==> flow/design.v <==
module CPU(clk, rst, memoryData, memoryAddress, dataOut, readSignal, writeSignal, AC);
input clk;
input rst;  
input [15:0] memoryData;
reg [3:0] state;
reg [5:0] PC;
reg [10:0] MAR;
reg signed [15:0] MBR;
reg [3:0] opcode;
reg M;
reg [15:0] IR;
reg zeroFlag, overflowFlag, carryFlag, negativeFlag;
output reg readSignal;
output reg writeSignal;
output reg signed [15:0] AC;
output reg [15:0] dataOut; 
output reg [10:0] memoryAddress;
reg signed [15:0] result;
parameter Load = 4'd1, Store = 4'd2, Add = 4'd3, Sub = 4'd4, Mul = 4'd5, Div = 4'd6 , Branch = 4'd7, BRZ = 4'd8;
always @ (posedge clk) begin
	if (rst) begin
	PC <= 0;
	state = 0;
	AC <= 0;
	dataOut <= 0;
	memoryAddress <= 0;
	zeroFlag = 0;
	overflowFlag = 0;
	carryFlag = 0;
	negativeFlag = 0;
	readSignal = 1;
	writeSignal = 0;
	end
	else
	case (state)
		0: begin  
			MAR <= PC;
			state = 1;
		end
		1: begin  
			writeSignal = 0;
			readSignal = 1;
			memoryAddress <= MAR;
			PC <= PC + 1;
			state = 2;
		end
		2:state = 3;  
		3: begin
			MBR <= memoryData;
			state = 4;
		end
		4: begin
			IR <= MBR;
			state = 5;
		end
		5: begin  
			opcode <= IR[15:12];
			M <= IR[11];
			MAR <= IR[10:0];
			state = 6;
		end
		6: begin
				if (opcode == Branch) begin  
					PC <= MAR; 
					state = 0;
				end
				else if (opcode == BRZ) begin  
					if(zeroFlag == 1 && M == 1) begin
						PC <= MAR;
						state = 0;
					end
					else begin
						state = 0;
					end
				end
				else begin
					state = 7;
				end
		end
		7: begin
			if (opcode == Store) begin
				memoryAddress <= MAR;
			end
			state = 8;
		end
		8: begin
			if (opcode == Store) begin  
				writeSignal = 1;
				readSignal = 0;
				dataOut <= AC;
				state = 0;
			end
			else begin
				state = 9;
			end
		end
		9: begin
			writeSignal = 0;
			readSignal = 1;
			if(M == 1) begin
				memoryAddress <= MAR;
			end
			state = 10;
			end
		10: begin
			state = 11;
		end
		11: begin
			if (M == 1) begin
				MBR <= memoryData;
			end
			else if (M == 0) begin
				MBR <= $signed(IR[10:0]);
			end
			state = 12;
		end
		12: begin  
			if (opcode == Load) begin  
				AC <= MBR;
				state = 0;
			end
			else if (opcode != Add && opcode != Sub && opcode != Mul && opcode != Div) begin  
				state = 0;
			end
			else begin
				case(opcode)
				Add :  
					begin
					{carryFlag, result} = AC + MBR;
					zeroFlag = (result==0)? 1:0;
					if(AC[15]==MBR[15]) begin
					  if(MBR[15]==result[15])begin
					  overflowFlag = 0;
					  end
					  else begin
					  overflowFlag = 1;
					  end
					end
					else begin
					overflowFlag = 0;
					end						
					negativeFlag =(result[15]==1)? 1:0;	
					end
				Sub :  
					begin
					{carryFlag, result} = AC - MBR;
					zeroFlag = (result==0)? 1:0;
					if(AC[15]==MBR[15]) begin
					  if(MBR[15]==result[15])begin
					  overflowFlag = 0;
					  end
					  else begin
					  overflowFlag = 1;
					  end
					end
					else begin
					overflowFlag = 0;
					end
					negativeFlag =(result[15]==1)? 1:0;
					end
				Mul :  
					begin
					result = AC * MBR;
					zeroFlag = (result==0)? 1:0;
					if(result > 16'h0FFF || result < 16'hF000) begin
					overflowFlag = 1;
					end
					else begin
						overflowFlag = 0;
					end
					negativeFlag =(result[15]==1)? 1:0;
					end	
				Div :  
					begin
					if (MBR == 0) result = 0;  
					else result = AC / MBR;
					zeroFlag = (result==0)? 1:0;
					negativeFlag =(result[15]==1)? 1:0;
					end						
			endcase  
			AC <= result;
			state = 0;
			end
		end
	endcase
end
endmodule
# From RTL to reports: CPU
# Each step is given for the RTL above and for the edited RTL.
# Lines under "before" count in the file above, lines under "after" in the edited file.
# "change": "after" minus "before" as printed here. "change_rel_pct": 100 x difference / "before".
# Operators carry their Yosys type and port widths (W data, S select, Z words).
# Cell names lack the library's common part.
# The mark -- stands for no value.
[setup]
top = "CPU"
clock_port = "clk"
lib = "sky130hd"
corner = "tt_025C_1v80"

# Edit of the RTL
# The edit as a unified diff against the file above.
# The edit is scripted: it alters the design's behaviour and was not made to optimise anything.
# begin of diff
@@ -1,3 +1,3 @@
-module CPU(clk, rst, memoryData, memoryAddress, dataOut, readSignal, writeSignal, AC);
+module CPU(clk, rst, memoryData, memoryAddress, dataOut, readSignal, writeSignal, AC_ext);
 input clk;
 input rst;  
@@ -13,7 +13,9 @@
 output reg readSignal;
 output reg writeSignal;
-output reg signed [15:0] AC;
+output reg signed [15:0] AC_ext;
 output reg [15:0] dataOut; 
 output reg [10:0] memoryAddress;
+reg signed [15:0] AC;
+always @(posedge clk) AC_ext <= AC;
 reg signed [15:0] result;
 parameter Load = 4'd1, Store = 4'd2, Add = 4'd3, Sub = 4'd4, Mul = 4'd5, Div = 4'd6 , Branch = 4'd7, BRZ = 4'd8;
# end of diff

# Word-level counts
# Source: Yosys, flattened and elaborated, memories not mapped. Widths are those after wreduce. Registers that Yosys merges into a memory's read port (data or address) are not register bits. Print and check cells do not count. Equal cells are merged and count once.
[classes]
columns = ["element", "before", "after", "change", "change_rel_pct"]
rows = [
  ["n_addsub", 3, 3, 0, 0.00],
  ["reduce_logical", 29, 29, 0, 0.00],
  ["shift", 0, 0, 0, "--"],
  ["eq_ne", 30, 30, 0, 0.00],
  ["div_mod_pow", 1, 1, 0, 0.00],
  ["n_mul", 1, 1, 0, 0.00],
  ["muxes", 32, 32, 0, 0.00],
  ["n_cmp", 0, 0, 0, "--"],
  ["bitwise", 3, 3, 0, 0.00],
]
# Operator kinds equal on both sides are left out: 39.
[bits]
columns = ["element", "before", "after", "change", "change_rel_pct"]
rows = [
  ["ram_bits", 0, 0, 0, "--"],
  ["memories", 0, 0, 0, "--"],
  ["reg_bits", 120, 136, 16, 13.33],
  ["elab_cells", 113, 114, 1, 0.88],
  ["latch_bits", 0, 0, 0, "--"],
  ["rom_bits", 0, 0, 0, "--"],
  ["clocked_rd_ports_x_width", 0, 0, 0, "--"],
  ["in_bits", 18, 18, 0, 0.00],
]

# Longest topological paths
# Yosys ltp: most cells in a row. Word level: on the elaborated netlist, between registers, memories and ports. Mapped: between sequential cells and ports; inverters and the memories' decode and read muxes count.
[logic_depth]
columns = ["element", "before", "after", "change", "change_rel_pct"]
rows = [
  ["depth_word", 11, 11, 0, 0.00],
  ["abc_area", "0", "0", "--", "--"],
  ["depth_mapped", 152, 156, 4, 2.63],
]

# Mapped cells and area
# The flow's flattened synthesis, as Yosys stat reports it; memories are mapped. The netlist is that of the ABC_AREA named above (0 if unset); the other value can give another one.
[by_type]
columns = ["cell", "before", "after", "change", "change_rel_pct"]
rows = [
  ["nor2_1", 187, 206, 19, 10.16],
  ["o21ai_0", 95, 77, -18, -18.95],
  ["dfxtp_1", 65, 81, 16, 24.62],
  ["clkbuf_1", 86, 100, 14, 16.28],
  ["a21oi_1", 152, 164, 12, 7.89],
  ["o21a_1", 34, 45, 11, 32.35],
  ["a22oi_1", 14, 3, -11, -78.57],
  ["o2111ai_1", 11, 2, -9, -81.82],
  ["or4_1", 4, 13, 9, 225.00],
  ["nor4_1", 18, 10, -8, -44.44],
  ["o211ai_1", 16, 23, 7, 43.75],
  ["a211o_1", 5, 12, 7, 140.00],
  ["xor2_1", 52, 46, -6, -11.54],
  ["mux2_2", 47, 41, -6, -12.77],
  ["nand3_1", 45, 39, -6, -13.33],
  ["buf_1", 8, 2, -6, -75.00],
  ["nand2_1", 243, 238, -5, -2.06],
  ["mux2i_1", 33, 28, -5, -15.15],
]
# Cell types equal on both sides are left out: 15.
# Not every row of either side is listed.
[synth_totals]
columns = ["element", "before", "after", "change", "change_rel_pct"]
rows = [
  ["sequential_area_um2", 3223.1, 3483.3, 260.2, 8.07],
  ["n_buf", 111, 113, 2, 1.80],
  ["flip_flops", 129, 143, 14, 10.85],
  ["mapped_cells", 2362, 2372, 10, 0.42],
  ["mapped_area_um2", 19155.9, 19283.5, 127.6, 0.67],
]

# Timing after synthesis
# Source: OpenSTA report_checks on the synthesized netlist (no wires, ideal clock, input and output delay 20% of the period each), path of least setup slack; recovery checks are left aside. Register names are those of the netlist, which keeps one name where synthesis merged equal registers.
[synth_timing]
columns = ["element", "before", "after", "change", "change_rel_pct"]
rows = [
  ["path_type", "register -> register", "register -> register", "--", "--"],
  ["from", "register MBR[0]", "register MBR[0]", "--", "--"],
  ["to", "register AC[6]", "register result[9]", "--", "--"],
  ["slack_ps", 9937, 9939, 2, "--"],
  ["tclk_ps", 42000, 42000, 0, 0.00],
  ["delay_ps", 32063, 32061, -2, -0.01],
  ["setup_ps", 116, 266, 150, "--"],
  ["driving_pins", 133, 142, 9, 6.77],
  ["t_arrival_ps", 31947, 31795, -152, -0.48],
  ["t_required_ps", 41884, 41734, -150, -0.36],
  ["synth_period_reached_ps", 32063, 32061, -2, -0.01],
]
# "delay_ps" = arrival - input delay + setup time.
# "driving_pins" counts driving pins, that of a launching flip-flop among them; a cell with two outputs on the path counts twice.
# "synth_period_reached_ps" = period - worst setup slack (recovery checks aside). The figure is calculated, with input and output delays left at 20% of the set period.
# The rows between start and end are the longest chain of elaborated cells between them; the timing report does not say that the signal goes this way. Where chains are equally long, one stands for them.
# Each line given opens the expression or statement behind the cell; cells for indexed reads and writes are added by Yosys, which also makes memories of some case tables.
# At most two assigning lines are given for a register; there are more.
[synth_between_before]
cell_sequence = "edfxtp_1 clkbuf_1 clkbuf_1 inv_1 ha_1 buf_2 or3b_2 a211oi_1 and2_1 clkbuf_1 nand4_1 and2_1 ha_1 o21a_1 o21a_1 nand4_1 mux2_2 ha_1 [... 97 more ...] a21oi_1 nor2b_1 o21ai_0 a211oi_1 a21o_1 ha_1 a21o_1 a21o_1 a21oi_1 o21ai_0 a21oi_1 and4_1 clkbuf_1 a21oi_1 xnor2_1 nor2_1 o32a_1 a21bo_2"
elab_chain_len = 10
[synth_rtl_before]
columns = ["element", "line_no", "source"]
rows = [
  ["from (decl)", 8, "reg signed [15:0] MBR;"],
  ["from (assign)", 49, "MBR <= memoryData;"],
  ["from (assign)", 110, "MBR <= memoryData;"],
  ["$div A16 B16 Y16", 176, "else result = AC / MBR;"],
  ["$mux W16", 175, "if (MBR == 0) result = 0;"],
  ["$mux W16", 126, "case(opcode)"],
  ["$mux W16", 122, "else if (opcode != Add && opcode != Sub && opcode != Mul && opcode != Div) begin"],
  ["$mux W16", 118, "if (opcode == Load) begin"],
  ["$mux W16", 35, "case (state)"],
  ["$mux W16", 21, "if (rst) begin"],
  ["$pmux W16 S4", 126, ""],
  ["$mux W16", 122, ""],
  ["$mux W16", 118, ""],
  ["to (assign)", 119, "AC <= MBR;"],
  ["to (assign)", 181, "AC <= result;"],
  ["to (decl)", 15, "output reg signed [15:0] AC;"],
]
[synth_between_after]
cell_sequence = "edfxtp_1 inv_1 ha_1 nor3b_1 a31oi_1 xnor2_1 nand3_1 nor3_4 a31oi_1 a31oi_1 ha_1 o21a_1 nor2_1 or2_2 nor4_4 mux2_4 ha_1 o21a_1 [... 106 more ...] a21oi_1 nand3_1 o2111ai_1 a21oi_1 o21ai_1 clkbuf_1 mux2_2 ha_1 a21o_1 a21oi_1 nor2b_1 a2111o_1 a311oi_1 and3_1 clkbuf_1 nor4b_1 nor3_1 a311o_1"
elab_chain_len = 8
[synth_rtl_after]
columns = ["element", "line_no", "source"]
rows = [
  ["from (decl)", 8, "reg signed [15:0] MBR;"],
  ["from (assign)", 51, "MBR <= memoryData;"],
  ["from (assign)", 112, "MBR <= memoryData;"],
  ["$div A16 B16 Y16", 178, "else result = AC / MBR;"],
  ["$mux W16", 177, "if (MBR == 0) result = 0;"],
  ["$mux W16", 128, "case(opcode)"],
  ["$mux W16", 124, "else if (opcode != Add && opcode != Sub && opcode != Mul && opcode != Div) begin"],
  ["$mux W16", 120, "if (opcode == Load) begin"],
  ["$mux W16", 37, "case (state)"],
  ["$mux W16", 23, "if (rst) begin"],
  ["$pmux W16 S4", 128, ""],
  ["to (assign)", 165, "result = AC * MBR;"],
  ["to (assign)", 178, ""],
  ["to (decl)", 20, "reg signed [15:0] result;"],
]

# Path in the finished layout
# Path of least setup slack in the final report of each run of pair 1 (OpenROAD, finished layout, wires in). Where an end is a register, its clock arrival counts in the times.
# The report prints the path's times to 10 ps; the period is as set.
[layout_timing]
columns = ["element", "before", "after", "change", "change_rel_pct"]
rows = [
  ["path_type", "register -> register", "register -> register", "--", "--"],
  ["from", "register MBR[1]", "register MBR[0]", "--", "--"],
  ["to", "register AC[14]", "register AC[6]", "--", "--"],
  ["driving_pins", 131, 129, -2, -1.53],
  ["slack_ps", 3010, 2460, -550, "--"],
  ["t_arrival_ps", 35640, 36190, 550, 1.54],
  ["setup_ps", 80, 80, 0, "--"],
  ["tclk_ps", 38300, 38300, 0, 0.00],
  ["t_required_ps", 38640, 38660, 20, 0.05],
]
# The rows between start and end are the longest chain of elaborated cells between them; the timing report does not say that the signal goes this way. Where chains are equally long, one stands for them.
# At most two assigning lines are given for a register; there are more.
[layout_between_before]
cell_sequence = "edfxtp_1 inv_1 ha_1 nor3b_2 nand3_1 mux2i_1 o211a_1 and4_1 nand4_1 and2_1 ha_1 o21a_1 o21a_1 nand4_1 mux2_2 ha_1 o21a_1 nor2_1 [... 95 more ...] a21o_1 a21oi_1 nor2b_1 o21ai_0 a211oi_1 a21o_1 ha_1 a21o_1 a21o_1 a21oi_1 o21ai_0 a21oi_1 and4_1 a41oi_1 mux2i_1 a211oi_1 or3_1 a21oi_1"
elab_chain_len = 10
[layout_rtl_before]
columns = ["element", "line_no", "source"]
rows = [
  ["from (decl)", 8, "reg signed [15:0] MBR;"],
  ["from (assign)", 49, "MBR <= memoryData;"],
  ["from (assign)", 110, "MBR <= memoryData;"],
  ["$div A16 B16 Y16", 176, "else result = AC / MBR;"],
  ["$mux W16", 175, "if (MBR == 0) result = 0;"],
  ["$mux W16", 126, "case(opcode)"],
  ["$mux W16", 122, "else if (opcode != Add && opcode != Sub && opcode != Mul && opcode != Div) begin"],
  ["$mux W16", 118, "if (opcode == Load) begin"],
  ["$mux W16", 35, "case (state)"],
  ["$mux W16", 21, "if (rst) begin"],
  ["$pmux W16 S4", 126, ""],
  ["$mux W16", 122, ""],
  ["$mux W16", 118, ""],
  ["to (assign)", 119, "AC <= MBR;"],
  ["to (assign)", 181, "AC <= result;"],
  ["to (decl)", 15, "output reg signed [15:0] AC;"],
]
[layout_between_after]
cell_sequence = "edfxtp_1 buf_4 inv_1 ha_1 or3b_1 o311ai_0 nand4_1 or3_4 nor3_4 a31oi_1 a31oi_1 ha_1 o21a_1 nor2_1 or2_2 nor4_4 mux2_4 ha_1 [... 93 more ...] a21oi_1 nand3_1 o2111ai_1 a21oi_1 o21ai_2 buf_4 mux2i_1 ha_1 a2111oi_0 o21bai_1 a2111o_1 a311oi_2 and3_1 a31oi_1 xnor2_1 a221oi_1 o311a_1 nor3_1"
elab_chain_len = 10
[layout_rtl_after]
columns = ["element", "line_no", "source"]
rows = [
  ["from (decl)", 8, "reg signed [15:0] MBR;"],
  ["from (assign)", 51, "MBR <= memoryData;"],
  ["from (assign)", 112, "MBR <= memoryData;"],
  ["$div A16 B16 Y16", 178, "else result = AC / MBR;"],
  ["$mux W16", 177, "if (MBR == 0) result = 0;"],
  ["$mux W16", 128, "case(opcode)"],
  ["$mux W16", 124, "else if (opcode != Add && opcode != Sub && opcode != Mul && opcode != Div) begin"],
  ["$mux W16", 120, "if (opcode == Load) begin"],
  ["$mux W16", 37, "case (state)"],
  ["$mux W16", 23, "if (rst) begin"],
  ["$pmux W16 S4", 128, ""],
  ["$mux W16", 124, ""],
  ["$mux W16", 120, ""],
  ["to (assign)", 121, "AC <= MBR;"],
  ["to (assign)", 183, "AC <= result;"],
  ["to (decl)", 18, "reg signed [15:0] AC;"],
]

# Measured runs
# Runs of the flow (Yosys, OpenROAD) on both versions; the two runs of a pair have the same settings. The constraints put input and output delay at 20% of the set period each and load the outputs with 0.01 pF.
[flow_settings_pair_1]
CORE_UTILIZATION = 40
PLACE_DENSITY = 0.6
period_ns = 38.3
CAP_MARGIN = 20
CORE_MARGIN = 2
SLEW_MARGIN = 20
[measured_pair_1]
columns = ["element", "before", "after", "change", "change_rel_pct"]
rows = [
  ["fin_hold_ws_ps", 423, 409, -14, "--"],
  ["util_frac", 0.447, 0.448, 0.001, "--"],
  ["timing.setup.tns_ps", 0, 0, 0, "--"],
  ["timing.achieved_period_ps", 35292, 35836, 544, 1.54],
  ["worst_setup_slack_ps", 3008, 2464, -544, "--"],
  ["stdcell_area_um2", 21250.4, 21328.0, 77.6, 0.37],
  ["design_power_uw", 336.3, 356.3, 20.0, 5.95],
  ["final_die_area_um2", 49655.4, 49981.3, 325.9, 0.66],
  ["post_synth_area_um2", 19155.9, 19283.5, 127.6, 0.67],
]
[flow_settings_pair_2]
ABC_AREA = 0
CAP_MARGIN = 10
CORE_ASPECT_RATIO = 0.95
CORE_MARGIN = 5
CORE_UTILIZATION = 63
CTS_CLUSTER_DIAMETER = 44
MAX_ROUTING_LAYER = "met4"
PLACE_DENSITY_LB_ADDON = 0.19
SETUP_SLACK_MARGIN = 5.0
SLEW_MARGIN = 10
period_ns = 35.8
[measured_pair_2]
columns = ["element", "before", "after", "change", "change_rel_pct"]
rows = [
  ["fin_hold_ws_ps", 430, 431, 1, "--"],
  ["util_frac", 0.746, 0.766, 0.020, "--"],
  ["timing.setup.tns_ps", 0, 0, 0, "--"],
  ["timing.achieved_period_ps", 30217, 30496, 279, 0.92],
  ["worst_setup_slack_ps", 5583, 5304, -279, "--"],
  ["stdcell_area_um2", 22467.8, 23183.5, 715.7, 3.19],
  ["design_power_uw", 367.4, 396.6, 29.2, 7.95],
  ["final_die_area_um2", 33995.3, 34209.5, 214.2, 0.63],
  ["post_synth_area_um2", 19155.9, 19283.5, 127.6, 0.67],
]
# "timing.achieved_period_ps" means the clock period less the worst setup slack. The figure is calculated, with input and output delays left at 20% of the set period.
# "design_power_uw" rests on the timing tool's default activity at the inputs, not on a simulated workload.
